==> flow/design.v <==
module vedic_2x2 (
    input  [1:0] a,
    input  [1:0] b,
    output [3:0] product
);
    wire [3:0] partial;
    wire c1, c2;
    assign partial[0] = a[0] & b[0];
    assign partial[1] = a[1] & b[0];
    assign partial[2] = a[0] & b[1];
    assign partial[3] = a[1] & b[1];
    assign product[0] = partial[0];
    assign {c1, product[1]} = partial[1] + partial[2];
    assign {c2, product[2]} = partial[3] + c1;
    assign product[3] = c2;
endmodule
module vedic_mult #(
    parameter WIDTH = 8
)(
    input  [WIDTH-1:0] a,
    input  [WIDTH-1:0] b,
    output [2*WIDTH-1:0] product
);
    generate
        if (WIDTH == 2) begin : base_case
            vedic_2x2 v2x2 (
                .a(a),
                .b(b),
                .product(product)
            );
        end else begin : recursive_case
            localparam HALF_WIDTH = WIDTH / 2;
            wire [WIDTH-1:0] q0, q1, q2, q3;
            wire [2*WIDTH-1:0] aligned_q0, aligned_q1, aligned_q2, aligned_q3;
            wire [2*WIDTH-1:0] temp1, temp2;
            vedic_mult #(HALF_WIDTH) m0 (
                .a(a[HALF_WIDTH-1:0]),
                .b(b[HALF_WIDTH-1:0]),
                .product(q0)
            );
            vedic_mult #(HALF_WIDTH) m1 (
                .a(a[WIDTH-1:HALF_WIDTH]),
                .b(b[HALF_WIDTH-1:0]),
                .product(q1)
            );
            vedic_mult #(HALF_WIDTH) m2 (
                .a(a[HALF_WIDTH-1:0]),
                .b(b[WIDTH-1:HALF_WIDTH]),
                .product(q2)
            );
            vedic_mult #(HALF_WIDTH) m3 (
                .a(a[WIDTH-1:HALF_WIDTH]),
                .b(b[WIDTH-1:HALF_WIDTH]),
                .product(q3)
            );
            assign aligned_q0 = {{WIDTH{1'b0}}, q0};
            assign aligned_q1 = {{HALF_WIDTH{1'b0}}, q1, {HALF_WIDTH{1'b0}}};
            assign aligned_q2 = {{HALF_WIDTH{1'b0}}, q2, {HALF_WIDTH{1'b0}}};
            assign aligned_q3 = {q3, {WIDTH{1'b0}}};
            assign temp1 = aligned_q0 + aligned_q1;
            assign temp2 = temp1 + aligned_q2;
            assign product = temp2 + aligned_q3;
        end
    endgenerate
endmodule
module sigmoid_activation #(
    parameter WIDTH = 16,
    parameter FRAC_BITS = 11
)(
    input  signed [WIDTH-1:0] x,
    output [WIDTH-1:0] y
);
    localparam signed [WIDTH-1:0] NEG_THRESHOLD = -(4 << FRAC_BITS);
    localparam signed [WIDTH-1:0] POS_THRESHOLD = (4 << FRAC_BITS);
    localparam [WIDTH-1:0] ZERO_VAL = {WIDTH{1'b0}};
    localparam [WIDTH-1:0] HALF_VAL = (1 << (WIDTH-1));
    localparam [WIDTH-1:0] ONE_VAL  = {WIDTH{1'b1}};
    reg [WIDTH-1:0] y_reg;
    always @(*) begin
        if ($signed(x) < NEG_THRESHOLD)
            y_reg = ZERO_VAL;
        else if ($signed(x) > POS_THRESHOLD)
            y_reg = ONE_VAL;
        else
            y_reg = HALF_VAL + {{3{x[WIDTH-1]}}, x[WIDTH-1:3]};
    end
    assign y = y_reg;
endmodule
module mac_unit #(
    parameter DATA_WIDTH = 8,
    parameter ACCUM_WIDTH = 32,
    parameter OUTPUT_WIDTH = 16,
    parameter USE_SQRT_CSLA = 1,
    parameter ENABLE_ACTIVATION = 1,
    parameter FRAC_BITS = 11
)(
    input  clk,
    input  rst_n,
    input  enable,
    input  clear_acc,
    input  [DATA_WIDTH-1:0] input_data,
    input  [DATA_WIDTH-1:0] weight,
    output [OUTPUT_WIDTH-1:0] mac_out,
    output [OUTPUT_WIDTH-1:0] activated_out,
    output valid,
    output overflow
);
    localparam MULT_WIDTH = 2 * DATA_WIDTH;
    wire [MULT_WIDTH-1:0] mult_result;
    reg [ACCUM_WIDTH-1:0] accumulator;
    reg [ACCUM_WIDTH-1:0] next_acc;
    wire [ACCUM_WIDTH:0] acc_sum;
    reg overflow_reg;
    reg valid_reg;
    vedic_mult #(
        .WIDTH(DATA_WIDTH)
    ) multiplier (
        .a(input_data),
        .b(weight),
        .product(mult_result)
    );
    assign acc_sum = {1'b0, accumulator} + {{(ACCUM_WIDTH-MULT_WIDTH+1){1'b0}}, mult_result};
    always @(*) begin
        if (enable) begin
            if (clear_acc) begin
                next_acc = {{(ACCUM_WIDTH-MULT_WIDTH){1'b0}}, mult_result};
            end else begin
                next_acc = acc_sum[ACCUM_WIDTH-1:0];
            end
        end else if (clear_acc) begin
            next_acc = {ACCUM_WIDTH{1'b0}};
        end else begin
            next_acc = accumulator;
        end
    end
    always @(posedge clk or negedge rst_n) begin
        if (!rst_n)
            accumulator <= {ACCUM_WIDTH{1'b0}};
        else
            accumulator <= next_acc;
    end
    always @(posedge clk or negedge rst_n) begin
        if (!rst_n)
            overflow_reg <= 1'b0;
        else if (clear_acc)
            overflow_reg <= 1'b0;
        else if (enable && acc_sum[ACCUM_WIDTH])
            overflow_reg <= 1'b1;
    end
    assign overflow = overflow_reg;
    assign mac_out = accumulator[OUTPUT_WIDTH-1:0];
    generate
        if (ENABLE_ACTIVATION) begin : gen_activation
            sigmoid_activation #(
                .WIDTH(OUTPUT_WIDTH),
                .FRAC_BITS(FRAC_BITS)
            ) activation (
                .x(mac_out),
                .y(activated_out)
            );
        end else begin : no_activation
            assign activated_out = mac_out;
        end
    endgenerate
    always @(posedge clk or negedge rst_n) begin
        if (!rst_n)
            valid_reg <= 1'b0;
        else
            valid_reg <= enable;
    end
    assign valid = valid_reg;
endmodule
module mac_array #(
    parameter NUM_CHANNELS = 4,
    parameter DATA_WIDTH = 8,
    parameter ACCUM_WIDTH = 32,
    parameter OUTPUT_WIDTH = 16
)(
    input  clk,
    input  rst_n,
    input  [NUM_CHANNELS-1:0] enable,
    input  [NUM_CHANNELS-1:0] clear_acc,
    input  [DATA_WIDTH*NUM_CHANNELS-1:0] input_data,
    input  [DATA_WIDTH*NUM_CHANNELS-1:0] weight,
    output [OUTPUT_WIDTH*NUM_CHANNELS-1:0] mac_out,
    output [OUTPUT_WIDTH*NUM_CHANNELS-1:0] activated_out,
    output [NUM_CHANNELS-1:0] valid,
    output [NUM_CHANNELS-1:0] overflow
);
    genvar i;
    generate
        for (i = 0; i < NUM_CHANNELS; i = i + 1) begin : mac_channels
            mac_unit #(
                .DATA_WIDTH(DATA_WIDTH),
                .ACCUM_WIDTH(ACCUM_WIDTH),
                .OUTPUT_WIDTH(OUTPUT_WIDTH)
            ) mac_inst (
                .clk(clk),
                .rst_n(rst_n),
                .enable(enable[i]),
                .clear_acc(clear_acc[i]),
                .input_data(input_data[DATA_WIDTH*(i+1)-1:DATA_WIDTH*i]),
                .weight(weight[DATA_WIDTH*(i+1)-1:DATA_WIDTH*i]),
                .mac_out(mac_out[OUTPUT_WIDTH*(i+1)-1:OUTPUT_WIDTH*i]),
                .activated_out(activated_out[OUTPUT_WIDTH*(i+1)-1:OUTPUT_WIDTH*i]),
                .valid(valid[i]),
                .overflow(overflow[i])
            );
        end
    endgenerate
endmodule
Lab notebook: mac_array

* From RTL to reports: mac_array
Module mac_array before and after one edit of its RTL, step after step.
Lines under "before" count in the file above, lines under "after" in the edited file.
"difference" is "after" less "before", of the values as shown; "relative change" is that difference over "before", in percent.
Operators carry their Yosys type and port widths (W data, S select, Z words).
Cell names lack the library's common part.
Not given: --
- Top module :: mac_array
- Clock :: clk
- Library :: sky130hd
- Timing corner :: tt_025C_1v80

* Diff
The edit as a unified diff against the file above.
A script made this edit. It changes what the design does and was not meant as an optimisation.
#+begin_src diff
@@ -78,5 +78,5 @@
     reg [WIDTH-1:0] y_reg;
     always @(*) begin
-        if ($signed(x) < NEG_THRESHOLD)
+        if ($signed(x) == NEG_THRESHOLD)
             y_reg = ZERO_VAL;
         else if ($signed(x) > POS_THRESHOLD)
#+end_src

* Word level
Source: Yosys, flattened and elaborated, memories not mapped. Widths are those after wreduce. Registers that Yosys merges into a memory's read port (data or address) are not register bits. Print and check cells do not count. Equal cells are merged and count once.
** Bit counts
- register bits :: before 136, after 136, difference 0, relative change 0.00%
- bits of input ports :: before 74, after 74, difference 0, relative change 0.00%
- output and inout bits :: before 136, after 136, difference 0, relative change 0.00%
- elaborated cells :: before 512, after 512, difference 0, relative change 0.00%
** Operators by class
- add/subtract/negate cells :: before 196, after 196, difference 0, relative change 0.00%
- magnitude comparators :: before 8, after 4, difference -4, relative change -50.00%
- equal/unequal tests :: before 0, after 4, difference +4
- muxes and demuxes :: before 28, after 28, difference 0, relative change 0.00%
- bitwise logic cells :: before 256, after 256, difference 0, relative change 0.00%
- reduce/logical cells :: before 12, after 12, difference 0, relative change 0.00%
** Operator list
- $lt A16 B14 Y1 const B :: before 4, after 0, difference -4, relative change -100.00%
- $eq A16 B14 Y1 const B :: before 0, after 4, difference +4
Unchanged operator kinds not shown: 16.

* Longest topological paths
Depth = most cells in a row (Yosys ltp): at word level without a register or memory, in the mapped netlist without a sequential cell, where the memories' decode and read muxes count.
** Depth
- word-level depth :: before 13, after 13, difference 0, relative change 0.00%
- ABC_AREA :: before 0, after 0
- gate-level depth with buffers :: before 31, after 31, difference 0, relative change 0.00%
- gate-level depth less buffers :: before 30, after 30, difference 0, relative change 0.00%

* Mapped cells and area
The flow's flattened synthesis, as Yosys stat reports it; memories are mapped. The netlist is that of the ABC_AREA named above (0 if unset); the other value can give another one.
** Cells by type
- nand2_1 :: before 217, after 125, difference -92, relative change -42.40%
- nand2b_1 :: before 10, after 55, difference +45, relative change +450.00%
- nor2_1 :: before 111, after 147, difference +36, relative change +32.43%
- o21a_1 :: before 28, after 14, difference -14, relative change -50.00%
- a21oi_1 :: before 149, after 161, difference +12, relative change +8.05%
- o31ai_1 :: before 15, after 5, difference -10, relative change -66.67%
- nand3_1 :: before 38, after 47, difference +9, relative change +23.68%
- and3_1 :: before 24, after 15, difference -9, relative change -37.50%
- o21ai_1 :: before 0, after 9, difference +9
- o21ai_0 :: before 94, after 102, difference +8, relative change +8.51%
- xnor2_1 :: before 93, after 101, difference +8, relative change +8.60%
- or4_1 :: before 11, after 3, difference -8, relative change -72.73%
- inv_1 :: before 266, after 273, difference +7, relative change +2.63%
- nor2b_1 :: before 35, after 28, difference -7, relative change -20.00%
- o2111ai_1 :: before 11, after 4, difference -7, relative change -63.64%
- xor2_1 :: before 101, after 95, difference -6, relative change -5.94%
- a21o_1 :: before 75, after 69, difference -6, relative change -8.00%
- nor3_1 :: before 18, after 24, difference +6, relative change +33.33%
Unchanged cell types not shown: 12.
The list need not be complete.
** Synthesis totals
- mapped cells :: before 2526, after 2526, difference 0, relative change 0.00%
- cell area after synthesis (um^2) :: before 21316.7, after 21400.5, difference +83.8, relative change +0.39%
- area of sequential cells (um^2) :: before 3403.3, after 3403.3, difference 0.0, relative change 0.00%
- flip-flop cells :: before 136, after 136, difference 0, relative change 0.00%
- buffer cells :: before 123, after 123, difference 0, relative change 0.00%
By module: a second synthesis without flattening, with its own total; a netlist apart from the flattened one above.
** Second synthesis, totals
- cell total of the unflattened synthesis :: before 2320, after 2328, difference +8, relative change +0.34%
- area total of the unflattened synthesis (um^2) :: before 20184.4, after 20314.5, difference +130.1, relative change +0.64%
Each row is one instance without its submodules.
** Modules, before
- mac_unit :: instances 4, cells 284, area 2504.9 um^2, seq. area 850.8 um^2
- vedic_mult #(WIDTH=4) :: instances 16, cells 27, area 249.0 um^2, seq. area 0.0 um^2
- vedic_2x2 :: instances 64, cells 6, area 50.0 um^2, seq. area 0.0 um^2
- vedic_mult #(WIDTH=8) :: instances 4, cells 66, area 564.3 um^2, seq. area 0.0 um^2
- sigmoid_activation :: instances 4, cells 26, area 180.2 um^2, seq. area 0.0 um^2
- vedic_mult #(WIDTH=2) :: instances 64, cells 0, area 0.0 um^2, seq. area 0.0 um^2
- mac_array :: instances 1, cells 0, area 0.0 um^2, seq. area 0.0 um^2
** Modules, after
- mac_unit :: instances 4, cells 284, area 2504.9 um^2, seq. area 850.8 um^2
- vedic_mult #(WIDTH=4) :: instances 16, cells 27, area 249.0 um^2, seq. area 0.0 um^2
- vedic_2x2 :: instances 64, cells 6, area 50.0 um^2, seq. area 0.0 um^2
- vedic_mult #(WIDTH=8) :: instances 4, cells 66, area 564.3 um^2, seq. area 0.0 um^2
- sigmoid_activation :: instances 4, cells 28, area 212.7 um^2, seq. area 0.0 um^2
- vedic_mult #(WIDTH=2) :: instances 64, cells 0, area 0.0 um^2, seq. area 0.0 um^2
- mac_array :: instances 1, cells 0, area 0.0 um^2, seq. area 0.0 um^2

* Path before layout
OpenSTA on the mapped netlist: ideal clock, no wires. The path of least setup slack (recovery checks aside). Input and output delay are each 20% of the period. Register names are those of the netlist, which keeps one name where synthesis merged equal registers.
** Timing path after synthesis
- kind :: before input to register, after input to register
- start point :: before input input_data[17], after input input_data[17]
- end point :: before register mac_channels[2].mac_inst.accumulator[28], after register mac_channels[2].mac_inst.accumulator[27]
- period (ns) :: before 8.5, after 8.5, difference 0.0, relative change 0.00%
- external input delay (ns) :: before 1.700, after 1.700, difference 0.000, relative change 0.00%
- setup time (ns) :: before 0.078, after 0.078, difference 0.000
- time at the first pin (ns) :: before 1.700, after 1.700, difference 0.000, relative change 0.00%
- arrival (ns) :: before 8.242, after 8.137, difference -0.105, relative change -1.27%
- data required time (ns) :: before 8.422, after 8.422, difference 0.000, relative change 0.00%
- path slack (ns) :: before 0.180, after 0.284, difference +0.104
- path delay (ns) :: before 6.620, after 6.515, difference -0.105, relative change -1.59%
- stages on the path :: before 27, after 26, difference -1, relative change -3.70%
- path buffers :: before 1, after 0, difference -1, relative change -100.00%
- synthesis period reached (ns) :: before 8.32, after 8.216, difference -0.104, relative change -1.25%
"path delay" = arrival - input delay + setup time.
"stages on the path": output pins that drive a net of the path, with the launching flip-flop's if there is one; two outputs of one cell count as two.
"synthesis period reached" is the clock period less the worst setup slack; recovery checks do not enter. This is arithmetic on one report: input and output delays are still those of the set period (20% each).
The rows between start and end are the longest chain of elaborated cells between them; the timing report does not say that the signal goes this way. Where chains are equally long, one stands for them.
A line is the first line of the expression or statement that the cell stems from. Yosys adds cells for indexed reads and writes and turns some case tables into memories.
Between the ends, after synthesis, before:
- Cells stage by stage :: and2_1 > ha_1 > ha_1 > ha_1 > fa_1 > xor2_1 > fa_1 > fa_1 > a21o_1 > a21oi_1 > xor2_1 > fa_1 > inv_1 > ha_1 > nand3_1 > nor2_1 > a2111oi_0 > o21ai_0 > xor2_1 > ha_1 > clkbuf_1 > nand2_1 > nor4_1 > o21a_1 > nor3_1 > or4_1 > a21oi_1
- Cells in the longest elaborated chain :: 12
- Elaborated cells on any way between the ends :: 28
- RTL lines with such cells :: 10
- Classes of those cells :: 18 x add/sub; 2 x mux; 8 x logic
** Ends and longest elaborated chain, after synthesis, before
- start: declaration :: line 183 : input  [DATA_WIDTH*NUM_CHANNELS-1:0] input_data,
- $and A1 B1 Y1 :: line 9 : assign partial[1] = a[1] & b[0];
- $add A1 B1 Y2 :: line 13
- $add A1 B1 Y2 :: line 14
- $add A4 B6 Y7 :: line 60 : assign temp1 = aligned_q0 + aligned_q1;
- $add A8 B6 Y8 :: line 61 : assign temp2 = temp1 + aligned_q2;
- $add A8 B8 Y8 :: line 62
- $add A8 B12 Y13 :: line 60
- $add A13 B12 Y14 :: line 61
- $add A14 B16 Y16 :: line 62
- $add A32 B16 Y33 :: line 122 : assign acc_sum = {1'b0, accumulator} + {{(ACCUM_WIDTH-MULT_WIDTH+1){1'b0}}, mult_result};
- $mux W32 :: line 125 : if (clear_acc) begin
- $mux W32 :: line 124 : if (enable) begin
- end: assignment :: line 138 : accumulator <= {ACCUM_WIDTH{1'b0}};
- end: assignment :: line 140 : accumulator <= next_acc;
- end: declaration :: line 110 : reg [ACCUM_WIDTH-1:0] accumulator;
Between the ends, after synthesis, after:
- Cells stage by stage :: and2_1 > ha_1 > ha_1 > ha_1 > fa_1 > xor2_1 > fa_1 > fa_1 > a21o_1 > a21oi_1 > xor2_1 > fa_1 > inv_1 > ha_1 > nor2b_1 > o31a_1 > or4_1 > a31oi_1 > nor3b_1 > xnor2_1 > ha_1 > inv_1 > or3_1 > o21a_1 > or3_1 > a21oi_1
- Cells in the longest elaborated chain :: 12
- Elaborated cells on any way between the ends :: 28
- RTL lines with such cells :: 10
- Classes of those cells :: 18 x add/sub; 2 x mux; 8 x logic
** Ends and longest elaborated chain, after synthesis, after
- start: declaration :: line 183 : input  [DATA_WIDTH*NUM_CHANNELS-1:0] input_data,
- $and A1 B1 Y1 :: line 9 : assign partial[1] = a[1] & b[0];
- $add A1 B1 Y2 :: line 13
- $add A1 B1 Y2 :: line 14
- $add A4 B6 Y7 :: line 60 : assign temp1 = aligned_q0 + aligned_q1;
- $add A8 B6 Y8 :: line 61 : assign temp2 = temp1 + aligned_q2;
- $add A8 B8 Y8 :: line 62
- $add A8 B12 Y13 :: line 60
- $add A13 B12 Y14 :: line 61
- $add A14 B16 Y16 :: line 62
- $add A32 B16 Y33 :: line 122 : assign acc_sum = {1'b0, accumulator} + {{(ACCUM_WIDTH-MULT_WIDTH+1){1'b0}}, mult_result};
- $mux W32 :: line 125 : if (clear_acc) begin
- $mux W32 :: line 124 : if (enable) begin
- end: assignment :: line 138 : accumulator <= {ACCUM_WIDTH{1'b0}};
- end: assignment :: line 140 : accumulator <= next_acc;
- end: declaration :: line 110 : reg [ACCUM_WIDTH-1:0] accumulator;

* Timing after layout
From the final timing report of the runs of set A: the path of least setup slack in the routed layout; clock arrival at registers is part of the times.
** Timing path post-layout
- kind :: before input to register, after input to register
- start point :: before input input_data[25], after input input_data[16]
- end point :: before register mac_channels[3].mac_inst.accumulator[18], after register mac_channels[2].mac_inst.accumulator[20]
- period (ns) :: before 8.31, after 8.31, difference 0.00, relative change 0.00%
- external input delay (ns) :: before 1.66, after 1.66, difference 0.00, relative change 0.00%
- setup time (ns) :: before 0.07, after 0.12, difference +0.05
- time at the first pin (ns) :: before 1.66, after 1.66, difference 0.00, relative change 0.00%
- arrival (ns) :: before 8.48, after 8.40, difference -0.08, relative change -0.94%
- data required time (ns) :: before 8.68, after 8.62, difference -0.06, relative change -0.69%
- path slack (ns) :: before 0.20, after 0.22, difference +0.02
- stages on the path :: before 26, after 29, difference +3, relative change +11.54%
- path buffers :: before 3, after 3, difference 0, relative change 0.00%
The rows between start and end are the longest chain of elaborated cells between them; the timing report does not say that the signal goes this way. Where chains are equally long, one stands for them.
Between the ends, post-layout, before:
- Cells stage by stage :: clkdlybuf4s50_1 > buf_4 > and2_1 > ha_1 > ha_1 > ha_1 > fa_1 > xor2_2 > fa_1 > inv_1 > fa_1 > xor2_1 > fa_1 > inv_1 > ha_1 > buf_4 > o21a_1 > o21ai_0 > o21bai_1 > xor2_1 > ha_1 > nand4_1 > a2111oi_4 > nor3_4 > or4_4 > a21oi_2
- Cells in the longest elaborated chain :: 12
- Elaborated cells on any way between the ends :: 28
- RTL lines with such cells :: 10
- Classes of those cells :: 18 x add/sub; 2 x mux; 8 x logic
** Ends and longest elaborated chain, post-layout, before
- start: declaration :: line 183 : input  [DATA_WIDTH*NUM_CHANNELS-1:0] input_data,
- $and A1 B1 Y1 :: line 9 : assign partial[1] = a[1] & b[0];
- $add A1 B1 Y2 :: line 13
- $add A1 B1 Y2 :: line 14
- $add A4 B6 Y7 :: line 60 : assign temp1 = aligned_q0 + aligned_q1;
- $add A8 B6 Y8 :: line 61 : assign temp2 = temp1 + aligned_q2;
- $add A8 B8 Y8 :: line 62
- $add A8 B12 Y13 :: line 60
- $add A13 B12 Y14 :: line 61
- $add A14 B16 Y16 :: line 62
- $add A32 B16 Y33 :: line 122 : assign acc_sum = {1'b0, accumulator} + {{(ACCUM_WIDTH-MULT_WIDTH+1){1'b0}}, mult_result};
- $mux W32 :: line 125 : if (clear_acc) begin
- $mux W32 :: line 124 : if (enable) begin
- end: assignment :: line 138 : accumulator <= {ACCUM_WIDTH{1'b0}};
- end: assignment :: line 140 : accumulator <= next_acc;
- end: declaration :: line 110 : reg [ACCUM_WIDTH-1:0] accumulator;
Between the ends, post-layout, after:
- Cells stage by stage :: clkdlybuf4s50_1 > and2_1 > ha_1 > ha_1 > ha_2 > fa_2 > xor2_2 > fa_2 > fa_2 > a21o_1 > a21oi_2 > xor2_1 > fa_1 > inv_1 > ha_1 > nor2b_1 > o31a_1 > or4_4 > a31oi_4 > buf_4 > xor2_2 > buf_4 > ha_1 > a21oi_1 > o32ai_2 > nor2_2 > a21oi_2 > and4_1 > mux2_1
- Cells in the longest elaborated chain :: 12
- Elaborated cells on any way between the ends :: 28
- RTL lines with such cells :: 10
- Classes of those cells :: 18 x add/sub; 2 x mux; 8 x logic
** Ends and longest elaborated chain, post-layout, after
- start: declaration :: line 183 : input  [DATA_WIDTH*NUM_CHANNELS-1:0] input_data,
- $and A1 B1 Y1 :: line 10 : assign partial[2] = a[0] & b[1];
- $add A1 B1 Y2 :: line 13
- $add A1 B1 Y2 :: line 14
- $add A4 B6 Y7 :: line 60 : assign temp1 = aligned_q0 + aligned_q1;
- $add A8 B6 Y8 :: line 61 : assign temp2 = temp1 + aligned_q2;
- $add A8 B8 Y8 :: line 62
- $add A8 B12 Y13 :: line 60
- $add A13 B12 Y14 :: line 61
- $add A14 B16 Y16 :: line 62
- $add A32 B16 Y33 :: line 122 : assign acc_sum = {1'b0, accumulator} + {{(ACCUM_WIDTH-MULT_WIDTH+1){1'b0}}, mult_result};
- $mux W32 :: line 125 : if (clear_acc) begin
- $mux W32 :: line 124 : if (enable) begin
- end: assignment :: line 138 : accumulator <= {ACCUM_WIDTH{1'b0}};
- end: assignment :: line 140 : accumulator <= next_acc;
- end: declaration :: line 110 : reg [ACCUM_WIDTH-1:0] accumulator;

* Layout results
Runs of the flow (Yosys, OpenROAD) on both versions; the two runs of a pair have the same settings. The constraints put input and output delay at 20% of the set period each and load the outputs with 0.01 pF.
Flow settings, set A:
- period_ns :: 8.31
- CAP_MARGIN :: 20
- CORE_MARGIN :: 2
- CORE_UTILIZATION :: 40
- SLEW_MARGIN :: 20
** Final reports, set A
- netlist area reported by Yosys (um^2) :: before 21316.7, after 21400.5, difference +83.8, relative change +0.39%
- overall die area (um^2) :: before 55154.5, after 55368.4, difference +213.9, relative change +0.39%
- standard-cell area of the final layout (um^2) :: before 26426.6, after 27062.2, difference +635.6, relative change +2.41%
- final design utilization (%) :: before 50.2, after 51.3, difference +1.1
- worst setup slack after layout (ns) :: before 0.203, after 0.219, difference +0.016
- final setup TNS (ns) :: before 0.000, after 0.000, difference 0.000
- final worst hold slack (ns) :: before 0.505, after 0.492, difference -0.013
- power (mW) :: before 9.456, after 9.552, difference +0.096, relative change +1.02%
- period achieved (ns) :: before 8.107, after 8.091, difference -0.016, relative change -0.20%
Flow settings, set B:
- ABC_AREA :: 0
- CORE_ASPECT_RATIO :: 0.64
- CORE_MARGIN :: 10
- CORE_UTILIZATION :: 32
- CTS_CLUSTER_SIZE :: 41
- GPL_ROUTABILITY_DRIVEN :: 0
- SETUP_SLACK_MARGIN :: 1.09
- SLEW_MARGIN :: 10
- period_ns :: 8.76
- CAP_MARGIN :: 20
** Final reports, set B
- netlist area reported by Yosys (um^2) :: before 21316.7, after 21400.5, difference +83.8, relative change +0.39%
- overall die area (um^2) :: before 77596.6, after 77879.4, difference +282.8, relative change +0.36%
- standard-cell area of the final layout (um^2) :: before 27963.1, after 28142.0, difference +178.9, relative change +0.64%
- final design utilization (%) :: before 42.5, after 42.7, difference +0.2
- worst setup slack after layout (ns) :: before 1.047, after 0.942, difference -0.105
- final setup TNS (ns) :: before 0.000, after 0.000, difference 0.000
- final worst hold slack (ns) :: before 0.509, after 0.510, difference +0.001
- power (mW) :: before 9.632, after 9.213, difference -0.419, relative change -4.35%
- period achieved (ns) :: before 7.713, after 7.818, difference +0.105, relative change +1.36%
By "period achieved" is meant the clock period of the run minus its worst setup slack. This is arithmetic on one report: input and output delays are still those of the set period (20% each).
"power" rests on the timing tool's default activity at the inputs, not on a simulated workload.
